==> flow/design.v <==
`timescale 1ns / 1ps
module signed_unsigned_converter #(parameter WIDTH = 16) (
    input wire [WIDTH-1:0] data_in,   
    input wire is_signed,             
    output reg [WIDTH-1:0] data_out   
);
    reg signed [WIDTH-1:0] signed_data;    
    reg [WIDTH-1:0] unsigned_data;         
    always @(*) begin
        if (is_signed) begin
            signed_data = data_in;   
            unsigned_data = signed_data + (1 << (WIDTH-1));   
            data_out = unsigned_data;
        end else begin
            unsigned_data = data_in;   
            signed_data = unsigned_data - (1 << (WIDTH-1));   
            data_out = signed_data;
        end
    end
endmodule
module clk_divider #(
	parameter FRE_DIV = 2499				 
)(
    input clk,
    input rst_n,               
    output reg sample_en       
);
    localparam W = $clog2(FRE_DIV + 1);
    localparam [W-1:0] LAST = FRE_DIV;
    reg [W-1:0] clk_div;
    always @(posedge clk or negedge rst_n) begin
        if (!rst_n) begin
            clk_div <= {W{1'b0}};
            sample_en <= 1'b0;
        end else begin
            if (clk_div == LAST) begin
                clk_div <= {W{1'b0}};
                sample_en <= 1'b1;
            end else begin
                clk_div <= clk_div + 1'b1;
                sample_en <= 1'b0;
            end
        end
    end
endmodule
module wave_cal #(
    parameter N = 8,                        
    parameter SAMPLE_POINTS = 64,           
    parameter LOG_2_SAMPLE_POINTS = 6,      
    parameter JUDGE_THRESHOLD = 700,        
    parameter FRE_DIV = 1249                
)(
    input wire clk,
    input wire rst_n,
    input wire [N-1:0] data_in_unsigned,
    output reg signed[N-1:0] signal_dc_removed,   
    output reg unsigned[N-1:0] vpp,               
    output reg unsigned[N-1:0] dc_offset,         
    output reg [N-1:0] papr,                      
    output reg is_sine_wave                       
);
    localparam L = LOG_2_SAMPLE_POINTS;
    localparam SW = 2*N - 2 + L;
    localparam [L-1:0] LAST = SAMPLE_POINTS - 1;
    localparam [2*N-3:0] THR = JUDGE_THRESHOLD;
    reg [L-1:0] sample_count_dc;
    reg unsigned[N-1:0] max_value;
    reg unsigned[N-1:0] min_value;
    wire [N:0] max_plus_min = {1'b0, max_value} + {1'b0, min_value};
    wire sample_clk;
    reg [SW-1:0] sum_squares;
    reg [L-1:0] sample_count_id;
    clk_divider #(.FRE_DIV (FRE_DIV)) clk_divider_inst(
        .clk(clk),
        .rst_n(rst_n),
        .sample_en(sample_clk)
    );
    always @(posedge clk or negedge rst_n) begin
        if (!rst_n) begin
            sample_count_dc <= {L{1'b0}};
            max_value <= {N{1'b0}};
            min_value <= {N{1'b1}};
            vpp <= {N{1'b0}};
            dc_offset <= {N{1'b0}};
        end else if (sample_clk) begin
            if (data_in_unsigned > max_value)
                max_value <= data_in_unsigned;
            if (data_in_unsigned < min_value)
                min_value <= data_in_unsigned;
            if (sample_count_dc == LAST) begin
                vpp <= max_value - min_value;
                dc_offset <= max_plus_min[N:1];    
                max_value <= {N{1'b0}};
                min_value <= {N{1'b1}};
                sample_count_dc <= {L{1'b0}};
            end else begin
                sample_count_dc <= sample_count_dc + 1'b1;
            end
        end
    end
    always @(posedge clk or negedge rst_n) begin
        if (!rst_n) begin
            signal_dc_removed <= {N{1'b0}};
        end else if (|dc_offset) begin
            signal_dc_removed <= data_in_unsigned - dc_offset;
        end
    end
    wire signed [2*N-1:0] dc_sq_full = signal_dc_removed * signal_dc_removed;
    wire [2*N-2:0] dc_sq = dc_sq_full[2*N-2:0];
    wire [2*N-1:0] vpp_squared = vpp * vpp;                      
    wire [2*N-4:0] vpp_squared_scaled = vpp_squared[2*N-1:3];    
    wire [SW-L-1:0] valid = sum_squares[SW-1:L];                  
    wire [SW-L-1:0] err_vpp_valid = (valid > vpp_squared_scaled) ?
                                    valid - vpp_squared_scaled :
                                    vpp_squared_scaled - valid;
    wire [2*N-1:0] papr_q = vpp_squared / valid;
    always @(posedge clk or negedge rst_n) begin
        if (!rst_n) begin
            sum_squares <= {SW{1'b0}};
            sample_count_id <= {L{1'b0}};
            is_sine_wave <= 1'b0;
            papr <= {N{1'b0}};
        end else if (sample_clk) begin
            sum_squares <= sum_squares + dc_sq;
            if (sample_count_id == LAST) begin
                if (|valid) papr <= papr_q[N-1:0];
                else papr <= {N{1'b0}};
                is_sine_wave <= (err_vpp_valid < THR);
                sum_squares <= {SW{1'b0}};
                sample_count_id <= {L{1'b0}};
            end else
                sample_count_id <= sample_count_id + 1'b1;
        end
    end
endmodule
module wave_rectifier #( parameter N = 8)(
    input clk,
    input rst_n,
    input signed[N-1:0] signal_dc_removed,
    output reg signal_rectified  	 
);
    always @(posedge clk or negedge rst_n) begin
        if (!rst_n) begin
            signal_rectified <= 1'b0;
        end else begin
			signal_rectified <= ~signal_dc_removed[N-1] & (|signal_dc_removed[N-2:0]);
        end
    end
endmodule
module frequency_counter  #(
	parameter MEASURE_CLK_CNT = 200,		 
	parameter MEASURE_CLK = 20000            
)(
    input clk,
    input sample_en,
    input rst_n,
    input signal_in,          	 
    output [15:0] freq_out 	     
);
    localparam CW = $clog2(MEASURE_CLK_CNT + 1);           
    localparam EW = $clog2(MEASURE_CLK_CNT / 2 + 1);       
    localparam MW = $clog2(MEASURE_CLK + 1);
    localparam PW = $clog2((MEASURE_CLK_CNT / 2) * MEASURE_CLK + 1);
    localparam QW = $clog2(MEASURE_CLK / 2 + 1);
    localparam [CW-1:0] CNT_LAST = MEASURE_CLK_CNT;
    localparam [MW-1:0] MCLK = MEASURE_CLK;
    reg signal_prev;           
    reg [CW-1:0] count_clk;    
    reg [EW-1:0] count_signal; 
    reg [CW-1:0] N1;           
    reg [EW-1:0] N2;           
    reg [QW-1:0] freq_q;
    assign freq_out = freq_q;
    always @(posedge clk or negedge rst_n) begin
        if (!rst_n) begin
            signal_prev <= 1'b0;
        end else if (sample_en) begin
            signal_prev <= signal_in;
        end
    end
    always @(posedge clk or negedge rst_n) begin
        if (!rst_n) begin
            count_clk <= {CW{1'b0}};
            count_signal <= {EW{1'b0}};
            N1 <= {CW{1'b0}};
            N2 <= {EW{1'b0}};
        end else if (sample_en) begin
            count_clk <= count_clk + 1'b1;
            if (signal_in && !signal_prev) begin
                count_signal <= count_signal + 1'b1;
            end
            if (count_clk == CNT_LAST) begin
                N1 <= count_clk;
                N2 <= count_signal;
                count_clk <= {CW{1'b0}};
                count_signal <= {EW{1'b0}};
            end
        end
    end
    wire [PW-1:0] num = N2 * MCLK;
    wire [PW-1:0] quo = num / N1;
    always @(posedge clk or negedge rst_n) begin
        if (!rst_n) begin
            freq_q <= {QW{1'b0}};
        end else if (sample_en && (|N1)) begin
            freq_q <= quo[QW-1:0];
        end
    end
endmodule
module ma_measure #(
	parameter N=8
)(
    input        clk,
    input        sample_en,
    input        rst_n,
	input        ma_measure_enable,
    input  		[N-1:0] vpp,       
    output  	[7:0] ma           
);
    reg [N+13:0] vpp_mult;    
    reg [N+13:0] sum;
    reg [N:0]    ma_temp;
    reg [6:0]    ma_r;
    assign ma = {1'b0, ma_r};
    wire [N+13:0] v = vpp;
    wire [N+17:0] sum22 = sum * 5'd22;
    always @(posedge clk or negedge rst_n) begin
        if (!rst_n) begin
            vpp_mult <= {(N+14){1'b0}};
            sum      <= {(N+14){1'b0}};
            ma_temp  <= {(N+1){1'b0}};
            ma_r     <= 7'd0;
        end else if (sample_en && ma_measure_enable)begin
            vpp_mult <= (v << 13) + (v << 10) + (v << 9) + (v << 8) + (v << 4);
            sum <= vpp_mult + 13'd7143;
            ma_temp <= sum22[N+17:17];
            if (ma_temp < 7'd30)
                ma_r <= 7'd30;
            else if (ma_temp > 7'd100)
                ma_r <= 7'd100;
            else
                ma_r <= ma_temp[6:0];
        end else if (sample_en) ma_r <= 7'd0;
    end
endmodule
module mf_measure#(
	parameter N=16,
	parameter FW=16
)(
    input        clk,
    input        sample_en,
    input        rst_n,
	input        mf_measure_enable,
	input       [FW-1:0] fm_freq,   
    input  		[N-1:0] vpp,        
    output 	    [7:0] mf            
);
    reg [N+9:0] vpp_mult;    
    reg [N+9:0] mf_temp;
    reg [5:0]   mf_r;
    assign mf = {2'b00, mf_r};
    wire [N+9:0] v = vpp;
    wire [N+9:0] quo = vpp_mult / fm_freq;
    always @(posedge clk or negedge rst_n) begin
        if (!rst_n) begin
            vpp_mult <= {(N+10){1'b0}};
            mf_temp  <= {(N+10){1'b0}};
            mf_r     <= 6'd0;
        end else if (sample_en && mf_measure_enable)begin
			vpp_mult <= (v << 10) - (v << 4) - (v << 3);
            mf_temp <= (|fm_freq) ? quo : {(N+10){1'b0}};
            if (mf_temp < 6'd10)
                mf_r <= 6'd10;
            else if (mf_temp > 6'd50)
                mf_r <= 6'd50;
            else
                mf_r <= mf_temp[5:0];
        end
    end
endmodule
module measure #(
	parameter N=8,
	parameter WAVE_DIV=249
	)(
	input clk,
	input sample_en,
	input rst_n,
	input [N-1:0] signal_in_unsigned,
	input ma_measure_enable,
	input mf_measure_enable,
    output is_sine_wave,      		 
	output [15:0] freq_out,
	output [N-1:0]papr,				 
	output unsigned[N-1:0] vpp,
	output unsigned[N-1:0] dc_offset,
	output [7:0] ma,
	output [7:0] mf
);
    wire signed[N-1:0] signal_dc_removed;   	 
 	wire signal_rectified;
	wave_cal #(
		.N(N),
		.SAMPLE_POINTS(512),
		.LOG_2_SAMPLE_POINTS(9),
		.JUDGE_THRESHOLD(700),
		.FRE_DIV(WAVE_DIV)
	)wave_cal_inst(
		.clk(clk),
	    .rst_n(rst_n),
	    .data_in_unsigned(signal_in_unsigned),
	    .signal_dc_removed(signal_dc_removed),
	    .vpp(vpp),
		.dc_offset(dc_offset),
		.papr(papr),
	    .is_sine_wave(is_sine_wave)
	);
 	wave_rectifier #(.N(N)) wave_rectifier_inst(
		.clk(clk),
		.rst_n(rst_n),
		.signal_dc_removed(signal_dc_removed),
		.signal_rectified(signal_rectified)
	);
	frequency_counter #(
		.MEASURE_CLK_CNT(400),
		.MEASURE_CLK(20000)
	)frequency_counter_inst(
		.clk(clk),
		.sample_en(sample_en),
		.rst_n(rst_n),
		.signal_in(signal_rectified),
		.freq_out(freq_out)
	);
	ma_measure #(
		.N(N)
	)ma_measure_inst(
		.clk(clk),
		.sample_en(sample_en),
		.rst_n(rst_n),
		.ma_measure_enable(is_sine_wave & ma_measure_enable),
		.vpp(vpp),
		.ma(ma)
	);
	mf_measure #(
		.N(N),
		.FW(14)
	)mf_measure_inst(
		.clk(clk),
		.sample_en(sample_en),
		.rst_n(rst_n),
		.mf_measure_enable(mf_measure_enable),
		.fm_freq(freq_out[13:0]),
		.vpp(vpp),
		.mf(mf)
	);
endmodule
module data_sele(
    input sys_clk,
    input sys_rst_n,
    input [7:0]askdemod_vpp,
    input [9:0]fskdemod_vpp,
    input [7:0]pskdemod_vpp,
    input [7:0]askdemod_dc_offset,
    input [7:0]ask_papr,
    input [9:0]fsk_papr,
    input [7:0]psk_papr,
    input ask_is_sine_wave,
	input fsk_is_sine_wave,
	input [7:0] askdemod_data,
	input [9:0] fskdemod_data,
	input [7:0] pskdemod_data,
	input [39:0] fir_data_out,
	input [15:0] ask_freq_out,
	input [15:0] fsk_freq_out,
	input [15:0] psk_freq_out,
	input [7:0] ma,
    output reg[7:0] demod_data,
    output [7:0] uart_mod_type,
    output [15:0] uart_demod_fre
);
    reg [2:0]  mod_type;
    reg [13:0] demod_fre;
    assign uart_mod_type = {5'd0, mod_type};
    assign uart_demod_fre = {2'd0, demod_fre};
    always @(posedge sys_clk or negedge sys_rst_n) begin
        if(!sys_rst_n)begin
            demod_data <= 8'd0;
            mod_type <= 3'd0;
            demod_fre <= 14'd0;
        end
        else begin
            if(askdemod_dc_offset < 8'd60) begin
                if(ask_papr > 8'd5)begin
                    if(ma >= 8'd30 && ma <= 8'd35)
                        demod_data <= {askdemod_data[6:0], 1'b0};
                    else demod_data <= askdemod_data;
                    demod_fre <= ask_freq_out[13:0];
                    mod_type <= 3'd1;                    
                end
                else begin
                    demod_data <= askdemod_data;
                    demod_fre <= ask_freq_out[13:0];
                    mod_type <= 3'd2;                    
                end
            end
            else if(fsk_papr >= 10'd20)begin
                demod_data <= pskdemod_data;
                mod_type <= 3'd5;                        
                demod_fre <= psk_freq_out[13:0];
            end
            else if(fsk_papr >= 10'd5)begin
                demod_fre <= fsk_freq_out[13:0];
                mod_type <= 3'd3;                        
                if(fsk_freq_out <= 16'd1500)begin
                    demod_data <= {~fskdemod_data[7], fskdemod_data[4:0], 2'b00};
                end
                else if(fsk_freq_out <= 16'd2500)begin
                    demod_data <= {~fskdemod_data[7], fskdemod_data[5:0], 1'b0};
                end
                else demod_data <= {~fskdemod_data[7], fskdemod_data[6:0]};
            end
            else if(|fsk_papr)begin
                demod_data <= fskdemod_data[9:2];
                demod_fre <= fsk_freq_out[13:0];
                mod_type <= 3'd4;                        
            end
            else begin
                mod_type <= 3'd6;                        
            end
        end
    end
endmodule
module measure_sys(
	input            sys_clk,
	input            sys_rst_n,
	input      [7:0] askdemod_data,    
	input      [9:0] fsk_demod,        
	input      [7:0] pskdemod_data,    
	output     [7:0] demod_data,
	output     [7:0] uart_mod_type,
	output    [15:0] uart_demod_fre,
	output     [7:0] uart_mod_depth,
	output reg [7:0] uart_delta_freq
);
	localparam SAMPLE_DIV = 249;   
	localparam WAVE_DIV   = 24;    
	wire [8:0] fskdemod_data_9;
	wire [9:0] fskdemod_data_10;
	wire [7:0] ma;
	wire [7:0] mf;
	wire ask_is_sine_wave;
	wire fsk_is_sine_wave;
	wire [7:0] askdemod_vpp;
	wire [9:0] fskdemod_vpp;
	wire [7:0] pskdemod_vpp;
	wire [7:0] askdemod_dc_offset;
	wire [7:0] ask_papr;
	wire [9:0] fsk_papr;
	wire [7:0] psk_papr;
	wire [15:0] ask_freq_out;
	wire [15:0] fsk_freq_out;
	wire [15:0] psk_freq_out;
	signed_unsigned_converter #(9) signed_unsigned_converter_fsk2(
		.data_in(fsk_demod[8:0]),
		.is_signed(1'b1),
		.data_out(fskdemod_data_9)
	);
	signed_unsigned_converter #(10) signed_unsigned_converter_fsk3(
		.data_in(fsk_demod),
		.is_signed(1'b1),
		.data_out(fskdemod_data_10)
	);
	wire sample_en;
	clk_divider #(.FRE_DIV(SAMPLE_DIV)) clk_divider_inst(
		.clk(sys_clk),
		.rst_n(sys_rst_n),
		.sample_en(sample_en)
	);
	measure #(.N(8), .WAVE_DIV(WAVE_DIV)) measure_ask(
		.clk(sys_clk),
		.sample_en(sample_en),
		.rst_n(sys_rst_n),
		.signal_in_unsigned(askdemod_data),
		.ma_measure_enable(1'b1),
		.mf_measure_enable(1'b0),
		.is_sine_wave(ask_is_sine_wave),
		.freq_out(ask_freq_out),
		.papr(ask_papr),
		.vpp(askdemod_vpp),
		.dc_offset(askdemod_dc_offset),
		.ma(ma),
		.mf()
	);
	measure #(.N(9), .WAVE_DIV(WAVE_DIV)) measure_fsk(
		.clk(sys_clk),
		.sample_en(sample_en),
		.rst_n(sys_rst_n),
		.signal_in_unsigned(fskdemod_data_9),
		.ma_measure_enable(1'b0),
		.mf_measure_enable(1'b1),
		.is_sine_wave(fsk_is_sine_wave),
		.freq_out(fsk_freq_out),
		.papr(fsk_papr[8:0]),
		.vpp(fskdemod_vpp[8:0]),
		.dc_offset(),
		.ma(),
		.mf(mf)
	);
	assign fsk_papr[9] = 1'b0;
	assign fskdemod_vpp[9] = 1'b0;
	measure #(.N(8), .WAVE_DIV(WAVE_DIV)) measure_psk(
		.clk(sys_clk),
		.sample_en(sample_en),
		.rst_n(sys_rst_n),
		.signal_in_unsigned(pskdemod_data),
		.ma_measure_enable(1'b0),
		.mf_measure_enable(1'b0),
		.is_sine_wave(),
		.freq_out(psk_freq_out),
		.papr(psk_papr),
		.vpp(pskdemod_vpp),
		.dc_offset(),
		.ma(),
		.mf()
	);
	data_sele data_sele_inst(
		.sys_clk(sys_clk),
		.sys_rst_n(sys_rst_n),
		.askdemod_vpp(askdemod_vpp),
		.fskdemod_vpp(fskdemod_vpp),
		.pskdemod_vpp(pskdemod_vpp),
		.ask_papr(ask_papr),
		.fsk_papr(fsk_papr),
		.psk_papr(psk_papr),
		.askdemod_dc_offset(askdemod_dc_offset),
		.ask_is_sine_wave(ask_is_sine_wave),
		.fsk_is_sine_wave(fsk_is_sine_wave),
		.askdemod_data(askdemod_data),
		.fskdemod_data(fskdemod_data_10),
		.pskdemod_data(pskdemod_data),
		.fir_data_out(40'd0),
		.ma(ma),
		.ask_freq_out(ask_freq_out),
		.fsk_freq_out(fsk_freq_out),
		.psk_freq_out(psk_freq_out),
		.demod_data(demod_data),
		.uart_mod_type(uart_mod_type),
		.uart_demod_fre(uart_demod_fre)
	);
	reg [6:0] mod_depth;
	assign uart_mod_depth = {1'b0, mod_depth};
	wire [2:0] mod_type = uart_mod_type[2:0];
	always @(posedge sys_clk or negedge sys_rst_n) begin
		if (!sys_rst_n) begin
			mod_depth <= 7'd0;
			uart_delta_freq <= 8'd0;
		end
		else if (mod_type == 3'd1)
			mod_depth <= ma[6:0];
		else if (mod_type == 3'd3 || mod_type == 3'd4) begin
			mod_depth <= mf[6:0];
			if (mod_type == 3'd3)
				uart_delta_freq <= fskdemod_vpp[7:0];
		end
		else begin
			mod_depth <= 7'd0;
			uart_delta_freq <= 8'd0;
		end
	end
endmodule
* Reports on measure_sys
Tool output for the design above, in the order of the flow. Line numbers count from 1 in the design file above. Operators carry their Yosys type and port widths (W data, S select, Z words). Library cell names are shortened. The mark n/a stands for no value.
Set-up: top module measure_sys, clock sys_clk, cell library sky130hd, corner tt_025C_1v80

* Elaborated design
Yosys after proc, flatten, opt, wreduce and memory -nomap, before mapping. Memory bits, and registers merged into a memory's read port (data or address), are not among the register bits. Print and check cells are not counted. Equal cells are merged and count once.
Operators by class: $add $sub $neg 36, bitwise gates (word level) 8, muxes and demuxes 67, order comparisons 20, multipliers 8, div/mod/pow operators 6, reductions and logical operators 54, equal/unequal tests 16
Operators with widths (count):
- $div A22 B9 Y22 | 3
- $mul A8 B10 Y17 const B | 3
- $div A18 B16 Y18 | 1
- $div A19 B14 Y19 | 1
- $div A16 B14 Y16 | 1
- $mux W8 | 24
- $mul A9 B9 Y18 | 1
- $mul A9 B9 Y17 | 1
- $mul A8 B8 Y16 | 1
- $mul A8 B8 Y15 | 1
- $mux W9 | 13
- $mul A22 B4 Y25 const B | 1
- $add A9 B1 Y9 const B | 8
- $eq A9 B9 Y1 const B | 8
- $mux W14 | 5
- $mux W7 | 7
- $reduce_or A9 Y1 | 5
- $reduce_and A2 Y1 | 18
- $add A8 B1 Y8 const B | 4
- $reduce_or A14 Y1 | 2
- $add A25 B17 Y25 | 1
- $mux W25 | 1
- $sub A8 B8 Y8 | 3
- $reduce_or A8 Y1 | 3
- $add A23 B15 Y23 | 1
- $mux W23 | 1
- $add A21 B18 Y22 | 1
- $add A22 B12 Y22 | 1
Other operator kinds: 52; their cells: 95.
Bit counts: bits in registers 549, input port bits 28, elaborated cells 280, output and inout bits 48

* Logic depth
Longest topological path by Yosys (ltp), each cell counted once; first at word level (registers and memories cut), then after technology mapping (sequential cells cut; the memories' decode and read muxes count).
Logic depth: word-level depth 6, ABC_AREA 0, depth in mapped cells 281, depth with buffers taken out 269

* Netlist
Source: synth_stat.txt of the flow (Yosys; design flattened, memories mapped). It holds for the ABC_AREA given above (unset counts as 0); a run with the other value may have another netlist. Totals and module areas in this step are rounded.
Synthesis totals: cell count 11575, synthesis area 91480 µm², buffers 338, sequential part of the area 13490 µm², mapped flip-flops 538
Cells by type:
- ha_1 | count 1470, area in all 1.84E+04 µm²
- dfrtp_1 | count 513, area in all 1.28E+04 µm²
- fa_1 | count 240, area in all 4.8E+03 µm²
- o21a_1 | count 587, area in all 4.41E+03 µm²
- nand2_1 | count 1092, area in all 4.1E+03 µm²
- o21ai_0 | count 748, area in all 3743.59 µm²
- a21oi_1 | count 645, area in all 3.23E+03 µm²
- xnor2_1 | count 368, area in all 3.22E+03 µm²
- nor2_1 | count 826, area in all 3.1E+03 µm²
- nor3_1 | count 619, area in all 3.1E+03 µm²
- inv_1 | count 787, area in all 2.95E+03 µm²
- o31ai_1 | count 350, area in all 2627.52 µm²
- mux2_2 | count 171, area in all 1.93E+03 µm²
- xor2_1 | count 209, area in all 1.83E+03 µm²
- a21o_1 | count 230, area in all 1.73E+03 µm²
- nand2b_1 | count 194, area in all 1.21E+03 µm²
- clkbuf_1 | count 278, area in all 1.04E+03 µm²
- nand3_1 | count 204, area in all 1.02E+03 µm²
Not listed: further types 118, cells in them 2044. By module: a second synthesis without flattening, with its own total; a netlist apart from the flattened one above.
Unflattened totals: cell total of the unflattened synthesis 18784, area total of the unflattened synthesis 147200 µm²
Each row is one instance without its submodules.
By module:
- frequency_counter | times used 3, area 13740 µm², cells 1838, sequential area 1226 µm²
- wave_cal | times used 2, area 16870 µm², cells 2088, sequential area 2262 µm²
- mf_measure | times used 2, area 10970 µm², cells 1482, sequential area 975.9 µm²
- wave_cal | times used 1, area 20240 µm², cells 2508, sequential area 2464 µm²
- mf_measure | times used 1, area 11280 µm², cells 1500, sequential area 1026 µm²
- ma_measure #(N=8) | times used 2, area 4684 µm², cells 545, sequential area 1326 µm²
- ma_measure #(N=9) | times used 1, area 5026 µm², cells 585, sequential area 1401 µm²
- data_sele | times used 1, area 2003 µm², cells 232, sequential area 625.6 µm²
- clk_divider #(FRE_DIV=24) | times used 3, area 291.5 µm², cells 25, sequential area 150.1 µm²
- measure_sys | times used 1, area 755.7 µm², cells 64, sequential area 375.4 µm²
- clk_divider #(FRE_DIV=249) | times used 1, area 419.2 µm², cells 42, sequential area 225.2 µm²
- wave_rectifier #(N=8) | times used 2, area 47.5 µm², cells 4, sequential area 25.0 µm²
- signed_unsigned_converter #(WIDTH=10) | times used 1, area 71.3 µm², cells 10, sequential area 0.0 µm²
- signed_unsigned_converter #(WIDTH=9) | times used 1, area 63.8 µm², cells 9, sequential area 0.0 µm²
Further modules, not shown: 3.

* Worst setup path after synthesis
OpenSTA on the mapped netlist: ideal clock, no wires. The path of least setup slack (recovery checks aside). Input and output delay are each 20% of the period. Register names are those of the netlist, which keeps one name where synthesis merged equal registers.
Path after synthesis: path type flip-flop to flip-flop, from register measure_fsk.frequency_counter_inst.N2[2], to register measure_fsk.frequency_counter_inst.freq_q[0], time at the first pin 0.000 ns, setup slack 47.313 ns, clock period 100.0 ns, driving pins on the path 255, delay of the path 52.687 ns, buffers on the path 20, data required time 99.876 ns, setup time 0.124 ns, arrival time 52.563 ns, period reached after synthesis 52.687 ns
"delay of the path" = arrival - input delay + setup time. "driving pins on the path" counts driving pins, that of a launching flip-flop among them; a cell with two outputs on the path counts twice. "period reached after synthesis" = period - worst setup slack (recovery checks aside). The figure is calculated, with input and output delays left at 20% of the set period. Between the ends stands the longest chain of elaborated cells between them, by number of cells; it is not shown to be the way that was timed. Of several equally long chains one is given. Each line given opens the expression or statement behind the cell; cells for indexed reads and writes are added by Yosys, which also makes memories of some case tables.
Between the ends, after synthesis: path through dfrtp_1 -> inv_1 -> ha_1 -> ha_1 -> inv_1 -> fa_1 -> fa_1 -> inv_1 -> fa_1 -> a211o_1 -> a2111oi_0 -> o21a_1 -> o21ai_0 -> xnor2_1 -> ha_1 -> nor2_1 -> nor4_4 -> o2111a_1 -> (+219 left out) -> o21ai_0 -> nand2b_1 -> a21oi_1 -> nand3_1 -> or4b_4 -> mux2_1 -> ha_1 -> a21o_1 -> a21oi_1 -> nor2b_1 -> o21ai_0 -> nand2_1 -> a21oi_1 -> a21oi_1 -> nor2_1 -> o311ai_0 -> o221a_1 -> a211o_1, cells in the longest elaborated chain 2, elaborated cells on any way between the ends 2, RTL lines with such cells 2, those cells by class mul: 1; div: 1
RTL lines, path after synthesis:
- from (decl) | line 171 | reg [EW-1:0] N2;
- from (assign) | line 186 | N2 <= {EW{1'b0}};
- from (assign) | line 194 | N2 <= count_signal;
- $mul A8 B10 Y17 | line 200 | wire [PW-1:0] num = N2 * MCLK;
- $div A22 B9 Y22 | line 201 | wire [PW-1:0] quo = num / N1;
- to (assign) | line 204 | freq_q <= {QW{1'b0}};
- to (assign) | line 206 | freq_q <= quo[QW-1:0];
- to (decl) | line 172 | reg [QW-1:0] freq_q;

* Worst path after layout
Path of least setup slack in the final report of flow run 2 (OpenROAD, finished layout, wires in). Where an end is a register, its clock arrival counts in the times.
Path post-layout: path type flip-flop to flip-flop, from register measure_fsk.frequency_counter_inst.N2[3], to register measure_fsk.frequency_counter_inst.freq_q[0], setup time 0.12 ns, buffers on the path 1, driving pins on the path 240, setup slack 39.07 ns, data required time 100.56 ns, arrival time 61.49 ns, clock period 100.0 ns, time at the first pin 0.68 ns
Between the ends stands the longest chain of elaborated cells between them, by number of cells; it is not shown to be the way that was timed. Of several equally long chains one is given.
Between the ends, post-layout: path through dfrtp_1 -> inv_1 -> ha_1 -> ha_1 -> inv_1 -> fa_1 -> fa_1 -> inv_1 -> fa_1 -> a211o_1 -> a2111oi_0 -> o21a_1 -> o21ai_0 -> xnor2_1 -> ha_1 -> nor2_1 -> nor4_4 -> o2111a_1 -> (+204 left out) -> o21ai_0 -> nand2b_1 -> a21oi_1 -> nand3_1 -> or4b_4 -> mux2_1 -> ha_1 -> a21o_1 -> a21oi_1 -> nor2b_1 -> o21ai_0 -> nand2_1 -> a21oi_1 -> a21oi_1 -> nor2_1 -> o311ai_0 -> o221a_1 -> a211o_1, cells in the longest elaborated chain 2, elaborated cells on any way between the ends 2, RTL lines with such cells 2, those cells by class mul: 1; div: 1
RTL lines, path post-layout:
- from (decl) | line 171 | reg [EW-1:0] N2;
- from (assign) | line 186 | N2 <= {EW{1'b0}};
- from (assign) | line 194 | N2 <= count_signal;
- $mul A8 B10 Y17 | line 200 | wire [PW-1:0] num = N2 * MCLK;
- $div A22 B9 Y22 | line 201 | wire [PW-1:0] quo = num / N1;
- to (assign) | line 204 | freq_q <= {QW{1'b0}};
- to (assign) | line 206 | freq_q <= quo[QW-1:0];
- to (decl) | line 172 | reg [QW-1:0] freq_q;

# Flow runs of measure_sys

Below are 2 stored runs of the flow (Yosys, OpenROAD; platform sky130hd) on measure_sys, each with its settings and what was measured, unordered. Constraints: input delay and output delay 20% of the set period each, output load 0.01 pF.
"achieved clock period" is the run's clock period less its worst setup slack. It is reckoned from that one timing run; input and output delays stay at 20% of the period that was set.
"worst setup path time" = time allowed to the worst setup path (clock period - input delay - output delay, where it has them) - its slack; a late launch clock adds to it, a late capture clock takes from it.
"power" rests on the timing tool's default activity at the inputs, not on a simulated workload.
The measured numbers are rounded.
[flow run 1] settings: CAP_MARGIN=5, CELL_PAD_IN_SITES_DETAIL_PLACEMENT=1, CORE_ASPECT_RATIO=0.93, CORE_MARGIN=6, CORE_UTILIZATION=51, CTS_CLUSTER_SIZE=75, GPL_ROUTABILITY_DRIVEN=0, MAX_ROUTING_LAYER=met4, PLACE_DENSITY_LB_ADDON=0.27, SLEW_MARGIN=40, TNS_END_PERCENT=5, period_ns=100.0
[flow run 1] result: did not finish, routing stopped with ODB-0269
[flow run 2] settings: period_ns=100.0, CAP_MARGIN=20, CORE_MARGIN=2, CORE_UTILIZATION=40, SLEW_MARGIN=20
[flow run 2] result: chip area after synthesis (Yosys) 91480 µm², die area 232500 µm², standard-cell area of the final layout 98200 µm², worst setup slack after layout 39.07 ns, total negative slack 0.000 ns, worst hold slack 0.472 ns, power 0.5435 mW, achieved clock period 60.930 ns, worst setup path time 60.93 ns, worst setup path kind flip-flop to flip-flop
